==> flow/design.v <==
`timescale 1ns / 1ps
module thresholding(
    input wire clk, reset, enable,
    input wire signed [11 : 0] sig,
    output reg signed [11 : 0] y,
    output reg done,
    output reg [11 : 0] id
    );
parameter N = 2048, W = 13, threshold = 84, MEAN = 958;
localparam IDLE = 1'b0,
           WAIT = 2'b1,
           WORKING = 1'b1;
reg signed [11 : 0] d [0 : W - 1];  
reg signed [11 : 0] th;
reg signed [16 : 0] sum;
reg signed [11 : 0] curr_avg;
wire signed [11 : 0] din_curr_avg;
wire signed [16 : 0] din_sum;
reg state;
wire signed [11 : 0] mean;
wire signed [11 : 0] sig_diff;
assign din_curr_avg = din_sum/W;
assign mean = MEAN;
assign sig_diff = sig - mean;
assign din_sum = (sum + sig_diff - d[W - 1]);
integer i, j;
always @ (posedge clk)
begin
    if(reset) begin
        for(i = 0; i < W; i = i + 1) begin
            d[i] <= 12'b0;
        end
        sum <= 17'b0;
        curr_avg <= 12'b0;
        th <= threshold;
        state <= IDLE;
        done <= 1'b0;
        id <= 12'b0;
    end
    else begin
        case(state)
        IDLE: begin
            if(enable == 1'b1) begin
                state <= WORKING;
                id <= 12'b111111111111;
            end
            done <= 1'b0;
        end
        WORKING: begin
            sum <= din_sum;
            curr_avg <= din_curr_avg;
            for(j = 1; j < W; j = j + 1) begin
                d[j] <= d[j - 1];
            end
            d[0] <= sig_diff;
            if(sig_diff >= th + curr_avg) begin
                y <= sig_diff;
            end
            else begin
                y <= 12'b0;
            end
            done <= 1'b1;
            id = id + 1;
            if(id == 2047)
                state <= IDLE;
        end
        endcase
    end
end
endmodule
Subject: tool reports on thresholding

Hi,

Step by step through the tools: thresholding
Tool output for the design above before and after an edit, in the order of the flow. Lines under "before" count in the file above, lines under "after" in the edited file. "change": "after" minus "before" as printed here. Library cell names are shortened. Not given: --

Design top: thresholding. Clock port: clk. Standard-cell library: sky130hd. Timing corner: tt_025C_1v80.

Edit of the RTL
Unified diff, file above to edited file. The edited RTL no longer does the same as the RTL above: the edit was made by script, with no optimisation intended.

```diff
@@ -62,5 +62,4 @@
             done <= 1'b1;
             id = id + 1;
-            if(id == 2047)
                 state <= IDLE;
         end
```

Elaborated design
Source: Yosys, flattened and elaborated. Widths are those after wreduce. Registers that Yosys merges into a memory's read port (data or address) are not register bits. Print and check cells do not count. Equal cells are merged and count once.

Storage and ports: bits in registers (before 211, after 211, change 0); bits of input ports (before 15, after 15, change 0); output and inout bits (before 25, after 25, change 0); word-level cells (before 37, after 35, change -2).

Cells by class: add/subtract/negate cells (before 5, after 5, change 0); div/mod/pow operators (before 1, after 1, change 0); order comparisons (before 1, after 1, change 0); equal/unequal tests (before 2, after 1, change -1); multiplexer cells (before 6, after 4, change -2); bitwise operators (before 2, after 2, change 0); reductions and logical operators (before 1, after 2, change +1).

Operator list: 1-bit two-way mux (before 2, after 1, change -1); 1-bit case mux with 2-bit select (before 2, after 1, change -1); 12-bit by 11-bit == test with 1-bit output with constant B (before 1, after 0, change -1); 2-bit OR reduction (before 0, after 1, change +1); 1-bit NOT (before 2, after 2, change 0); 12-bit by 1-bit adder with 12-bit output with constant B (before 1, after 1, change 0); 17-bit by 12-bit adder with 17-bit output (before 1, after 1, change 0); 8-bit by 12-bit adder with 12-bit output with constant A (before 1, after 1, change 0); 17-bit by 5-bit divider with 32-bit output with constant B (before 1, after 1, change 0); 12-bit >= comparator (before 1, after 1, change 0); 12-bit two-way mux (before 1, after 1, change 0); 2-bit != test with constant B (before 1, after 1, change 0); 12-bit case mux with 2-bit select (before 1, after 1, change 0); 2-bit AND reduction (before 1, after 1, change 0); 12-bit by 11-bit subtractor with 12-bit output with constant B (before 1, after 1, change 0); 17-bit by 12-bit subtractor with 17-bit output (before 1, after 1, change 0).

Logic depth
Longest topological path by Yosys (ltp), each cell counted once; first at word level (registers and memories cut), then after technology mapping (sequential cells cut; the memories' decode and read muxes count).

Logic depth: depth after elaboration (before 4, after 4, change 0); ABC_AREA (before 0, after 0); depth in mapped cells (before 57, after 57, change 0); depth with buffers taken out (before 50, after 51, change +1).

Netlist
The flow's flattened synthesis, as Yosys stat reports it; memories are mapped. The netlist is that of the ABC_AREA named above (0 if unset); the other value can give another one.

Mapped netlist: standard cells after synthesis (before 1533, after 1525, change -8); chip area (Yosys) (mm2) (before 0.0133265, after 0.0132427, change -0.0000838); sequential part of the area (mm2) (before 0.0043442, after 0.0043442, change 0.0000000); flip-flop cells (before 211, after 211, change 0); buffers (before 86, after 79, change -7).

Cell types: nand2_1 (before 60, after 71, change +11); nand3_1 (before 45, after 34, change -11); o21ai_0 (before 44, after 33, change -11); mux2i_1 (before 180, after 173, change -7); buf_2 (before 15, after 8, change -7); and3_1 (before 12, after 19, change +7); o21ai_1 (before 8, after 15, change +7); buf_4 (before 3, after 9, change +6); nand4_1 (before 13, after 8, change -5); o31ai_1 (before 3, after 8, change +5); o22ai_1 (before 1, after 6, change +5); buf_1 (before 20, after 16, change -4); o211ai_1 (before 17, after 21, change +4); nor2b_1 (before 11, after 7, change -4); or3_1 (before 9, after 5, change -4); o2111ai_1 (before 7, after 11, change +4); a21oi_2 (before 1, after 5, change +4); nand3_2 (before 0, after 4, change +4).

The list need not be complete.

Timing after synthesis
Path of least setup slack by OpenSTA after synthesis, without wires, with an ideal clock, recovery checks aside; 20% of the period is set as input and as output delay. Where synthesis merged equal registers, the netlist keeps one of their names.

Path post-synthesis: path kind (before input to register, after input to register); from (before input port sig[1], after input port sig[1]); to (before register curr_avg[10], after register curr_avg[10]); period (ns) (before 14.0, after 14.0, change 0.0); input delay (ns) (before 2.800, after 2.800, change 0.000); library setup time (ns) (before 0.128, after 0.128, change 0.000); time at the first pin (ns) (before 2.800, after 2.800, change 0.000); arrival time (ns) (before 13.711, after 14.952, change +1.241); data required time (ns) (before 13.872, after 13.872, change 0.000); path slack (ns) (before 0.161, after -1.080, change -1.241); delay of the path (ns) (before 11.039, after 12.280, change +1.241); stages (before 53, after 54, change +1); buffers on the path (before 4, after 6, change +2); synthesis period reached (ns) (before 13.839, after 15.08, change +1.241).

"delay of the path" is the arrival time less input delay plus setup time. "stages": output pins that drive a net of the path, with the launching flip-flop's if there is one; two outputs of one cell count as two. "synthesis period reached" is the clock period less the worst setup slack; recovery checks do not enter. This is arithmetic on one report: input and output delays are still those of the set period (20% each). The rows between start and end are the longest chain of elaborated cells between them; the timing report does not say that the signal goes this way. Where chains are equally long, one stands for them. A line is the first line of the expression or statement that the cell stems from. Yosys adds cells for indexed reads and writes and turns some case tables into memories.

Between the ends, post-synthesis, before:
Path through: ha_1 a41oi_2 o21bai_1 xor2_2 fa_1 inv_1 ha_1 clkbuf_1 nand2_1 nor4_1 o21ai_0 o31a_1 and3_1 clkbuf_1 a31o_2 a221o_1 a2111oi_2 nor3_1 [17 not listed] ha_1 inv_1 a221oi_1 nor3_1 nor2_1 inv_1 ha_1 nor3_1 mux2i_1 a32oi_2 o21a_1 o21a_2 o2111a_1 ha_1 a31oi_1 xor2_1 mux2i_1 nor2_1. Under cells in the longest elaborated chain stands 4. Under elaborated cells between the ends (all ways) stands 4. For RTL lines with such cells the number is 3. Those cells by class: add/sub: 3; div: 1.

RTL lines, path post-synthesis, before: start, declared (line 4) `input wire signed [11 : 0] sig,`; 12-bit by 11-bit subtractor with 12-bit output (line 24) `assign sig_diff = sig - mean;`; 17-bit by 12-bit adder with 17-bit output (line 25) `assign din_sum = (sum + sig_diff - d[W - 1]);`; 17-bit by 12-bit subtractor with 17-bit output (line 25); 17-bit by 5-bit divider with 32-bit output (line 22) `assign din_curr_avg = din_sum/W;`; end, assigned (line 34) `curr_avg <= 12'b0;`; end, assigned (line 51) `curr_avg <= din_curr_avg;`; end, declared (line 16) `reg signed [11 : 0] curr_avg;`.

Between the ends, post-synthesis, after:
Path through: ha_1 a41oi_1 o21bai_1 xor2_2 fa_1 inv_1 ha_1 buf_2 a21oi_1 inv_1 a2111oi_2 and4b_1 buf_2 a2111o_1 or3_4 and3_1 buf_2 a2111o_1 [18 not listed] xnor2_1 inv_1 ha_1 maj3_2 a311oi_4 xnor2_1 inv_2 ha_1 o211ai_1 a211oi_1 a311oi_2 o21ai_1 nor4_1 ha_1 a41oi_1 xor2_1 mux2i_1 nor2_1. Under cells in the longest elaborated chain stands 4. Under elaborated cells between the ends (all ways) stands 4. For RTL lines with such cells the number is 3. Those cells by class: add/sub: 3; div: 1.

RTL lines, path post-synthesis, after: start, declared (line 4) `input wire signed [11 : 0] sig,`; 12-bit by 11-bit subtractor with 12-bit output (line 24) `assign sig_diff = sig - mean;`; 17-bit by 12-bit adder with 17-bit output (line 25) `assign din_sum = (sum + sig_diff - d[W - 1]);`; 17-bit by 12-bit subtractor with 17-bit output (line 25); 17-bit by 5-bit divider with 32-bit output (line 22) `assign din_curr_avg = din_sum/W;`; end, assigned (line 34) `curr_avg <= 12'b0;`; end, assigned (line 51) `curr_avg <= din_curr_avg;`; end, declared (line 16) `reg signed [11 : 0] curr_avg;`.

Path in the finished layout
Path of least setup slack in the final report of each run of set A (OpenROAD, finished layout, wires in). Where an end is a register, its clock arrival counts in the times.

Path post-layout: path kind (before input to register, after input to register); from (before input port sig[8], after input port sig[1]); to (before register curr_avg[10], after register curr_avg[2]); period (ns) (before 14.0, after 14.0, change 0.0); input delay (ns) (before 2.80, after 2.80, change 0.00); library setup time (ns) (before 0.07, after 0.14, change +0.07); time at the first pin (ns) (before 2.80, after 2.80, change 0.00); arrival time (ns) (before 13.79, after 14.04, change +0.25); data required time (ns) (before 14.44, after 14.37, change -0.07); path slack (ns) (before 0.65, after 0.33, change -0.32); stages (before 56, after 52, change -4); buffers on the path (before 9, after 4, change -5).

The rows between start and end are the longest chain of elaborated cells between them; the timing report does not say that the signal goes this way. Where chains are equally long, one stands for them.

Between the ends, post-layout, before:
Path through: clkdlybuf4s50_1 nand3_1 nor2_1 xor2_2 fa_1 inv_1 ha_4 a21oi_1 o211ai_1 and2_4 or3_1 a2111oi_4 buf_4 and2_1 a221oi_2 buf_4 buf_4 a21o_1 [20 not listed] ha_1 inv_1 a221o_1 a21oi_1 nor2_2 inv_1 ha_1 nor3_2 mux2_2 o211ai_1 a31o_2 o21a_2 o2111a_2 ha_4 a31oi_1 xor2_1 mux2i_1 nor2_1. Under cells in the longest elaborated chain stands 4. Under elaborated cells between the ends (all ways) stands 4. For RTL lines with such cells the number is 3. Those cells by class: add/sub: 3; div: 1.

RTL lines, path post-layout, before: start, declared (line 4) `input wire signed [11 : 0] sig,`; 12-bit by 11-bit subtractor with 12-bit output (line 24) `assign sig_diff = sig - mean;`; 17-bit by 12-bit adder with 17-bit output (line 25) `assign din_sum = (sum + sig_diff - d[W - 1]);`; 17-bit by 12-bit subtractor with 17-bit output (line 25); 17-bit by 5-bit divider with 32-bit output (line 22) `assign din_curr_avg = din_sum/W;`; end, assigned (line 34) `curr_avg <= 12'b0;`; end, assigned (line 51) `curr_avg <= din_curr_avg;`; end, declared (line 16) `reg signed [11 : 0] curr_avg;`.

Between the ends, post-layout, after:
Path through: clkbuf_2 ha_4 a41oi_4 buf_4 xor2_2 fa_1 inv_1 ha_2 buf_4 nand2_1 o21ai_1 a211o_1 a2111o_1 or3_4 or4_4 a2111o_1 o211a_1 a311o_1 [16 not listed] inv_2 ha_4 maj3_2 a311oi_4 xnor2_2 inv_2 ha_1 o211ai_1 a211oi_1 a311oi_2 o21ai_2 nor4_4 ha_4 nor2_4 xor2_1 nor2_1 a21oi_1 nor2_1. Under cells in the longest elaborated chain stands 4. Under elaborated cells between the ends (all ways) stands 4. For RTL lines with such cells the number is 3. Those cells by class: add/sub: 3; div: 1.

RTL lines, path post-layout, after: start, declared (line 4) `input wire signed [11 : 0] sig,`; 12-bit by 11-bit subtractor with 12-bit output (line 24) `assign sig_diff = sig - mean;`; 17-bit by 12-bit adder with 17-bit output (line 25) `assign din_sum = (sum + sig_diff - d[W - 1]);`; 17-bit by 12-bit subtractor with 17-bit output (line 25); 17-bit by 5-bit divider with 32-bit output (line 22) `assign din_curr_avg = din_sum/W;`; end, assigned (line 34) `curr_avg <= 12'b0;`; end, assigned (line 51) `curr_avg <= din_curr_avg;`; end, declared (line 16) `reg signed [11 : 0] curr_avg;`.

Flow runs
Runs of the flow (Yosys, OpenROAD) on both versions; the two runs of a pair have the same settings. The constraints put input and output delay at 20% of the set period each and load the outputs with 0.01 pF.

Flow settings, set A:
The figure for CORE_UTILIZATION is 40. The figure for period_ns is 14.0. Under CAP_MARGIN stands 20. The entry for CORE_MARGIN reads 2. Under SLEW_MARGIN stands 20.

Results, set A: netlist area reported by Yosys (mm2) (before 0.0133265, after 0.0132427, change -0.0000838); full die area (mm2) (before 0.0347916, after 0.0345774, change -0.0002142); standard-cell area of the final layout (mm2) (before 0.0174392, after 0.0183326, change +0.0008934); utilization (before 0.533, after 0.563, change +0.030); worst setup slack after layout (ns) (before 0.649, after 0.332, change -0.317); total negative slack (ns) (before 0.000, after 0.000, change 0.000); smallest hold slack (ns) (before 0.482, after 0.469, change -0.013); reached clock period (ns) (before 13.351, after 13.668, change +0.317).

Flow settings, set B:
Under CAP_MARGIN stands 35. The figure for CORE_UTILIZATION is 58. MAX_ROUTING_LAYER: met4. MIN_ROUTING_LAYER: met1. The entry for PLACE_DENSITY reads 0.4. Under SLEW_MARGIN stands 35. The figure for period_ns is 12.9. The entry for CORE_MARGIN reads 2.

Results, set B: netlist area reported by Yosys (mm2) (before 0.0133265, after 0.0132427, change -0.0000838); full die area (mm2) (before 0.0242051, after 0.0240576, change -0.0001475); standard-cell area of the final layout (mm2) (before 0.018265, after 0.0186967, change +0.0004317); utilization (before 0.809, after 0.831, change +0.022); worst setup slack after layout (ns) (before -0.053, after -1.310, change -1.257); total negative slack (ns) (before -0.188, after -14.021, change -13.833); smallest hold slack (ns) (before 0.489, after 0.471, change -0.018); reached clock period (ns) (before 12.953, after 14.210, change +1.257).

"reached clock period" means the clock period less the worst setup slack. The figure is calculated, with input and output delays left at 20% of the set period.

Regards
